==> flow/design.v <==
module ffD(clk, rst, Din, Dout);
input clk, rst;
input [31:0]Din;
output [31:0]Dout;
reg [31:0]Dout;
always@(posedge clk) 
begin
	if(rst==1)
	Dout <= 0;
	else
	Dout <= Din;
end
endmodule 
module mux1 (
		input [31:0] A, B,
		input Sel,
		output reg [31:0] Out
	);
	always @(Sel, A, B) begin
		case (Sel)
			0: Out = A;
			1:	Out = B;
		endcase
	end
endmodule
module extend (
	input [15:0]offset,
	output reg [31:0]offset32
);
always @(offset)
begin
 offset32[31:0] = {16'b0000000000000000,offset[15:0]};
end
endmodule
module alu(ctl, a, b, resultado);
  input [1:0] ctl;
  input [31:0] a, b;
  output reg [31:0] resultado;
  always @(*)
  begin
    case (ctl)
      2'b00 : resultado = a & b;  
      2'b01 : resultado = a | b;  
      2'b10 : resultado = a + b;  
      2'b11 : resultado = a - b;  
      default : resultado = 32'hxxxxxxxx;
   endcase
 end
endmodule
module control(instruction, ctrl);
    input [31:0] instruction;
	 output [20:0] ctrl;
    reg    [20:0] ctrl;
	 wire [11:0] opcode;
	 wire [4:0] rs, rt, rd;
    parameter LW = 12'b000111_xxxxxx;
    parameter SW = 12'b001000_xxxxxx;
    parameter ADD = 12'b000110_100000;
	 parameter SUB = 12'b000110_100010;
	 parameter AND = 12'b000110_100100;
	 parameter OR = 12'b000110_100101;
	 assign opcode[11:0] = {instruction[31:26], instruction[5:0]};
	 assign rs[4:0] = {instruction[25:21]};
	 assign rt[4:0] = {instruction[20:16]};
	 assign rd[4:0] = {instruction[15:11]};
    always @(instruction)
    begin
        casex (opcode)
          LW :
          begin
              ctrl[20:0]={6'b10_1_1_0_1,rs[4:0],5'b00000,rt[4:0]};
          end
          SW :
          begin
              ctrl[20:0]={6'b10_1_1_1_1,rs[4:0],5'b00000,rt[4:0]};
          end
          ADD :
          begin
              ctrl[20:0]={6'b10_0_0_0_1,rs[4:0],rt[4:0],rd[4:0]};
          end
          SUB :
          begin
              ctrl[20:0]={6'b11_0_0_0_1,rs[4:0],rt[4:0],rd[4:0]};
          end
          AND :
          begin
              ctrl[20:0]={6'b00_0_0_0_1,rs[4:0],rt[4:0],rd[4:0]};
          end
			 OR :
          begin
              ctrl[20:0]={6'b01_0_0_0_1,rs[4:0],rt[4:0],rd[4:0]};
          end
          default
          begin
              ctrl[20:0]={21'b0}; 
          end
        endcase
    end
endmodule
module PC(
  input rst,
  input clk,
  output reg [31:0]pc
  );
	always @(posedge clk or posedge rst)
		if (rst == 1)
		pc <= 0;
		else
		pc <= pc + 1;
  endmodule
module registerFile(addr1,addr2,out1,out2,addr_in,in,clk,rst);
input [4:0] addr1;	
input [4:0] addr2;	
output [31:0] out1;	
output [31:0] out2;	
input [4:0] addr_in;	
input [31:0] in;	
reg [31:0] out1;
reg [31:0] out2;
input clk, rst;
wire [511:0] regmem;
always @(posedge clk)
begin
		out1 <= addr1[4] ? 32'b0 : regmem[addr1[3:0]*32 +: 32];
		out2 <= addr2[4] ? 32'b0 : regmem[addr2[3:0]*32 +: 32];
end
genvar i;
generate
	for (i = 0; i < 16; i = i + 1) begin : REG
		reg [31:0] q;
		always @(negedge clk or posedge rst)
			if (rst)
				q <= 32'b0;
			else if (addr_in == i)
				q <= in;
		assign regmem[32*i +: 32] = q;
	end
endgenerate
endmodule
module data_memory(
clk , 
rst ,
address_0 , 
data_in , 
data_out,
cs_0 , 
we_0 
);
parameter data_0_WIDTH = 32 ;
parameter ADDR_WIDTH = 13 ;
input [ADDR_WIDTH-1:0] address_0 ;
input cs_0 ;
input we_0 ;
input clk;
input rst;
input [data_0_WIDTH-1:0] data_in ;
output reg [data_0_WIDTH-1:0] data_out;
wire [ADDR_WIDTH*data_0_WIDTH-1:0] mem;
genvar i;
generate
	for (i = 0; i < ADDR_WIDTH; i = i + 1) begin : WORD
		reg [data_0_WIDTH-1:0] q;
		always @ (posedge clk)
			if (rst)
				q <= (i == 0) ? 32'd1000 :
				     (i == 1) ? 32'd5000 :
				     (i == 2) ? 32'd2000 :
				     (i == 3) ? 32'd3000 : 32'd0;
			else if ( cs_0 && we_0 && address_0 == i )
				q <= data_in;
		assign mem[data_0_WIDTH*i +: data_0_WIDTH] = q;
	end
endgenerate
	always @ (posedge clk)
		begin : MEM_READ_0
			if (cs_0 && !we_0 && address_0 < ADDR_WIDTH) begin
				data_out <= mem[address_0*data_0_WIDTH +: data_0_WIDTH];
			end else begin
				data_out <= 0;
		end
	end
endmodule
module cpu (clk, rst, imem_addr, imem_data, test, test1);
	input clk, rst;
	output [6:0]imem_addr;
	input  [31:0]imem_data;
	output  [31:0]test;
	output [31:0]test1;
wire	 [31:0] inst;
wire   [31:0]ctrl, ctrl0, ctrl1, ctrl2;
wire   [20:0]controle;
wire	 [31:0]resultado;
wire   [31:0]data_out2;
wire   [31:0]pc;
wire	 [4:0]addr1, addr2, addr_in;
wire	 [31:0]out1, out2, out3;
wire	 [31:0]in;
wire	 rw;
wire	 [15:0]offset;
wire	 [31:0]offset32;
wire   sel1;
wire	 [31:0] imm;
wire   [31:0] data_out1;
wire	 [31:0]address_0;
wire	 [31:0] data_in;
wire	 [31:0]outrg1, outrg2;
wire	 [31:0] M, B, D, D1;
	assign imem_addr = pc[6:0];
	assign data_out2 = imem_data;
	PC PC(
		.rst(rst),
		.clk(clk),
		.pc(pc)
	);
ffD FF1(
		.rst(rst),
		.clk(clk),
		.Din(data_out2),
		.Dout(inst)
);
	registerFile RegisterFile(
		.addr1(inst[25:21]),
		.addr2(inst[20:16]),
		.out1(outrg1),
		.out2(outrg2),
		.addr_in(ctrl2[4:0]), 
		.in(out2),
		.rst(rst),
		.clk(clk)
	);
	control Controlador(
		.instruction(inst),
		.ctrl(controle)
	);
	extend Extend(
		.offset(inst[15:0]),
		.offset32(offset32)
	);
	ffD FF2(
		.rst(rst),
		.clk(clk),
		.Din(offset32),
		.Dout(imm)
		);
	ffD CONTROLE_0(
		.rst(rst),
		.clk(clk),
		.Din({11'b00000000000, controle[20:0]}),
		.Dout(ctrl0)
		);
	mux1 Mux1(
		.Sel(ctrl0[18]),
		.A(outrg2),
		.B(imm),
		.Out(out1)
	);
	alu Unidade_logica(
		.ctl(ctrl0[20:19]),
		.a(outrg1),
		.b(out1), 
		.resultado(resultado)
	);
	mux1 Mux3(
		.Sel(ctrl0[16]),
		.A(D),
		.B(resultado),
		.Out(out3)
	);
	ffD FF3(
		.rst(rst),
		.clk(clk),
		.Din(resultado),
		.Dout(D)
		);
	ffD CONTROLE_1(
		.rst(rst),
		.clk(clk),
		.Din(ctrl0),
		.Dout(ctrl1)
		);
	data_memory DataMemory(
		.address_0(out3[12:0]),
		.cs_0(ctrl1[15]),
		.we_0(ctrl0[16]),
		.data_in(outrg2),
		.data_out(M),
		.clk(clk),
		.rst(rst)
	);
	ffD FF5(
		.rst(rst),
		.clk(clk),
		.Din(D),
		.Dout(D1)
		);
	ffD CONTROLE_2(
		.rst(rst),
		.clk(clk),
		.Din(ctrl1),
		.Dout(ctrl2)
		);
	mux1 Mux2(
		.Sel(ctrl2[17]),
		.A(D1),
		.B(M),
		.Out(out2)
	);
	assign test[31:0] = inst[31:0];     
	assign test1[31:0] = out2[31:0];    
endmodule
==> Tool chain data of cpu <==
Tool output for the design above, in the order of the flow.
Line numbers count from 1 in the design file above.
Cell names lack the library's common part.
{ "design": {"top": "cpu", "clock": "clk", "lib": "sky130hd", "pvt_corner": "tt_025C_1v80"} }

==> Elaborated design <==
Counts by Yosys on the flattened word-level netlist (proc, flatten, opt, wreduce; memories kept). Register bits leave out memories and registers merged into their read ports (data or address). Print and check cells are left out. Cells with the same type and inputs are merged into one.
{ "bits": {"out_inout_bits": 71, "regBits": 1225, "word_cells": 113} }
{ "op_classes": {"compare": 1, "n_mux": 5, "reduce_and_logical": 20, "n_addsub": 3, "shifts": 3, "eq_ne": 36, "bitwise": 5} }
{ "ops": {"columns": ["operator", "n"], "rows": [
  ["512-bit by 10-bit indexed select with 32-bit output", 2],
  ["416-bit by 19-bit indexed select with 32-bit output", 1],
  ["32-bit case mux with 4-bit select", 1],
  ["32-bit case mux with 2-bit select", 2],
  ["21-bit case mux with 6-bit select", 1],
  ["13-bit by 4-bit equality test with 1-bit output (second input constant)", 5],
  ["13-bit by 3-bit equality test with 1-bit output (second input constant)", 4],
  ["12-bit by 9-bit equality test with 1-bit output (second input constant)", 4],
  ["5-bit by 4-bit equality test with 1-bit output (second input constant)", 8],
  ["32-bit by 1-bit adder with 32-bit output (second input constant)", 1],
  ["32-bit adder", 1],
  ["32-bit subtractor", 1],
  ["32-bit AND", 1],
  ["32-bit bitwise OR", 1],
  ["13-bit by 2-bit equality test with 1-bit output (second input constant)", 2],
  ["13-bit case mux with 2-bit select", 1],
  ["5-bit by 3-bit equality test with 1-bit output (second input constant)", 4],
  ["1-bit logical AND", 16],
  ["13-bit by 1-bit equality test with 1-bit output (second input constant)", 1],
  ["13-bit by 4-bit less-than comparator with 1-bit output (second input constant)", 1],
  ["13-bit zero test", 1],
  ["5-bit by 2-bit equality test with 1-bit output (second input constant)", 2],
  ["6-bit by 3-bit equality test with 1-bit output (second input constant)", 1],
  ["6-bit by 4-bit equality test with 1-bit output (second input constant)", 1],
  ["5-bit by 1-bit equality test with 1-bit output (second input constant)", 1],
  ["5-bit zero test", 1],
  ["2-bit equality test (second input constant)", 2],
  ["1-bit NOT", 3]
]} }
Other operator kinds: 3; their cells: 3.

==> Logic depth <==
Yosys ltp: most cells in a row. Word level: on the elaborated netlist, between registers, memories and ports. Mapped: between sequential cells and ports; inverters and the memories' decode and read muxes count.
{ "logic_depth": {"word_depth": 7, "ABC_AREA": 0, "ltp_mapped": 26, "ltp_nobuf": 18} }

==> Synthesis result <==
Yosys stat after the flow's synthesis: flattened, memories mapped to cells. It holds for the ABC_AREA given above (unset counts as 0); a run with the other value may have another netlist.
The area totals of this step are shown rounded.
{ "mapped": {"n_buf": 445, "sequential_area_mm2": 0.026, "ff_cells": 1166, "cells": 5260, "yosys_area_mm2": 0.055} }
{ "by_type": {"columns": ["cell_type", "n", "type_area_um2"], "rows": [
  ["dfxtp_1", 647, 1.3E+04],
  ["dfrtn_1", 512, 1.28E+04],
  ["mux4_2", 320, 7.21E+03],
  ["mux2i_1", 653, 6.54E+03],
  ["nand2_1", 1044, 3.92E+03],
  ["o21ai_0", 360, 1.8E+03],
  ["a21oi_1", 257, 1.29E+03],
  ["clkbuf_1", 330, 1.24E+03],
  ["nor2_1", 325, 1219.92],
  ["nor2b_1", 180, 1126.08],
  ["nand3_1", 109, 545.523],
  ["ha_1", 35, 437.92],
  ["a41oi_1", 32, 280.269],
  ["buf_6", 24, 270.259],
  ["xnor2_1", 30, 262.752],
  ["buf_2", 46, 230.221],
  ["inv_1", 52, 195.187],
  ["dfrtp_1", 7, 175.168]
]} }
Other cell types: 59; their cells: 297.
The figures by module come from a second, unflattened synthesis with its own total; it is not the netlist above.
{ "unflattened": {"hier_cells": 5369, "hier_area_mm2": 0.062} }
Rows give one instance, submodules left out.
{ "by_module": {"columns": ["mod", "area_mm2", "n_inst", "n_cells", "seq_area_mm2"], "rows": [
  ["registerFile", 0.029, 1, 2253, 0.014],
  ["data_memory", 0.02, 1, 1861, 0.009],
  ["ffD", 0.00086, 7, 67, 0.00064],
  ["alu", 0.0032, 1, 470, 0],
  ["mux1", 0.00054, 3, 36, 0],
  ["PC", 0.0015, 1, 129, 0.0008],
  ["control", 0.00033, 1, 45, 0],
  ["extend", 0.00024, 1, 33, 0],
  ["cpu", 0.0000038, 1, 1, 0]
]} }

Wiki page: cpu / flow data

Flow measurements of cpu on sky130hd: 3 stored runs with different settings, listed in no order. Input and output delays are each 20% of the period that was set; the output load is 0.01 pF.
"total power after layout": no workload was simulated; the value follows from the tool's default switching activity.
Measured values are rounded.

==> flow run 1: settings <==
{ "CELL_PAD_IN_SITES_GLOBAL_PLACEMENT": 3, "CORE_ASPECT_RATIO": 0.65, "CORE_UTILIZATION": 67, "CTS_CLUSTER_DIAMETER": 60, "CTS_CLUSTER_SIZE": 98, "GPL_ROUTABILITY_DRIVEN": 0, "GPL_TIMING_DRIVEN": 1, "MAX_ROUTING_LAYER": "met4", "PLACE_DENSITY_LB_ADDON": 0.05, "SETUP_SLACK_MARGIN": -0.02, "SLEW_MARGIN": 30, "period_ns": 9.14, "CAP_MARGIN": 20, "CORE_MARGIN": 2 }
==> flow run 1: results <==
stopped before the end: placement reported FLW-0024

==> flow run 2: settings <==
{ "ABC_AREA": 1, "CELL_PAD_IN_SITES_GLOBAL_PLACEMENT": 3, "GPL_TIMING_DRIVEN": 0, "MAX_ROUTING_LAYER": "met5", "PLACE_DENSITY_LB_ADDON": 0.28, "SETUP_SLACK_MARGIN": 0.35, "SLEW_MARGIN": 10, "TNS_END_PERCENT": 15, "period_ns": 5.5, "CAP_MARGIN": 20, "CORE_MARGIN": 2, "CORE_UTILIZATION": 40 }
==> flow run 2: results <==
total power after layout: 22 mW
utilization: 47 %
area inside the die boundary: 0.15 mm²
worst setup slack after layout: 74 ps
mapped cell area after synthesis: 0.061 mm²
total negative slack: 0 ps

==> flow run 3: settings <==
{ "CELL_PAD_IN_SITES_DETAIL_PLACEMENT": 1, "CELL_PAD_IN_SITES_GLOBAL_PLACEMENT": 0, "CORE_ASPECT_RATIO": 0.65, "CORE_MARGIN": 7, "CORE_UTILIZATION": 62, "CTS_CLUSTER_DIAMETER": 53, "CTS_CLUSTER_SIZE": 98, "GPL_ROUTABILITY_DRIVEN": 1, "GPL_TIMING_DRIVEN": 1, "MAX_ROUTING_LAYER": "met4", "PLACE_DENSITY_LB_ADDON": 0.02, "SETUP_SLACK_MARGIN": -0.02, "SLEW_MARGIN": 30, "TNS_END_PERCENT": 15, "period_ns": 9.14, "CAP_MARGIN": 20 }
==> flow run 3: results <==
total power after layout: 9.7 mW
utilization: 68 %
area inside the die boundary: 0.097 mm²
worst setup slack after layout: 1400 ps
mapped cell area after synthesis: 0.055 mm²
total negative slack: 0 ps
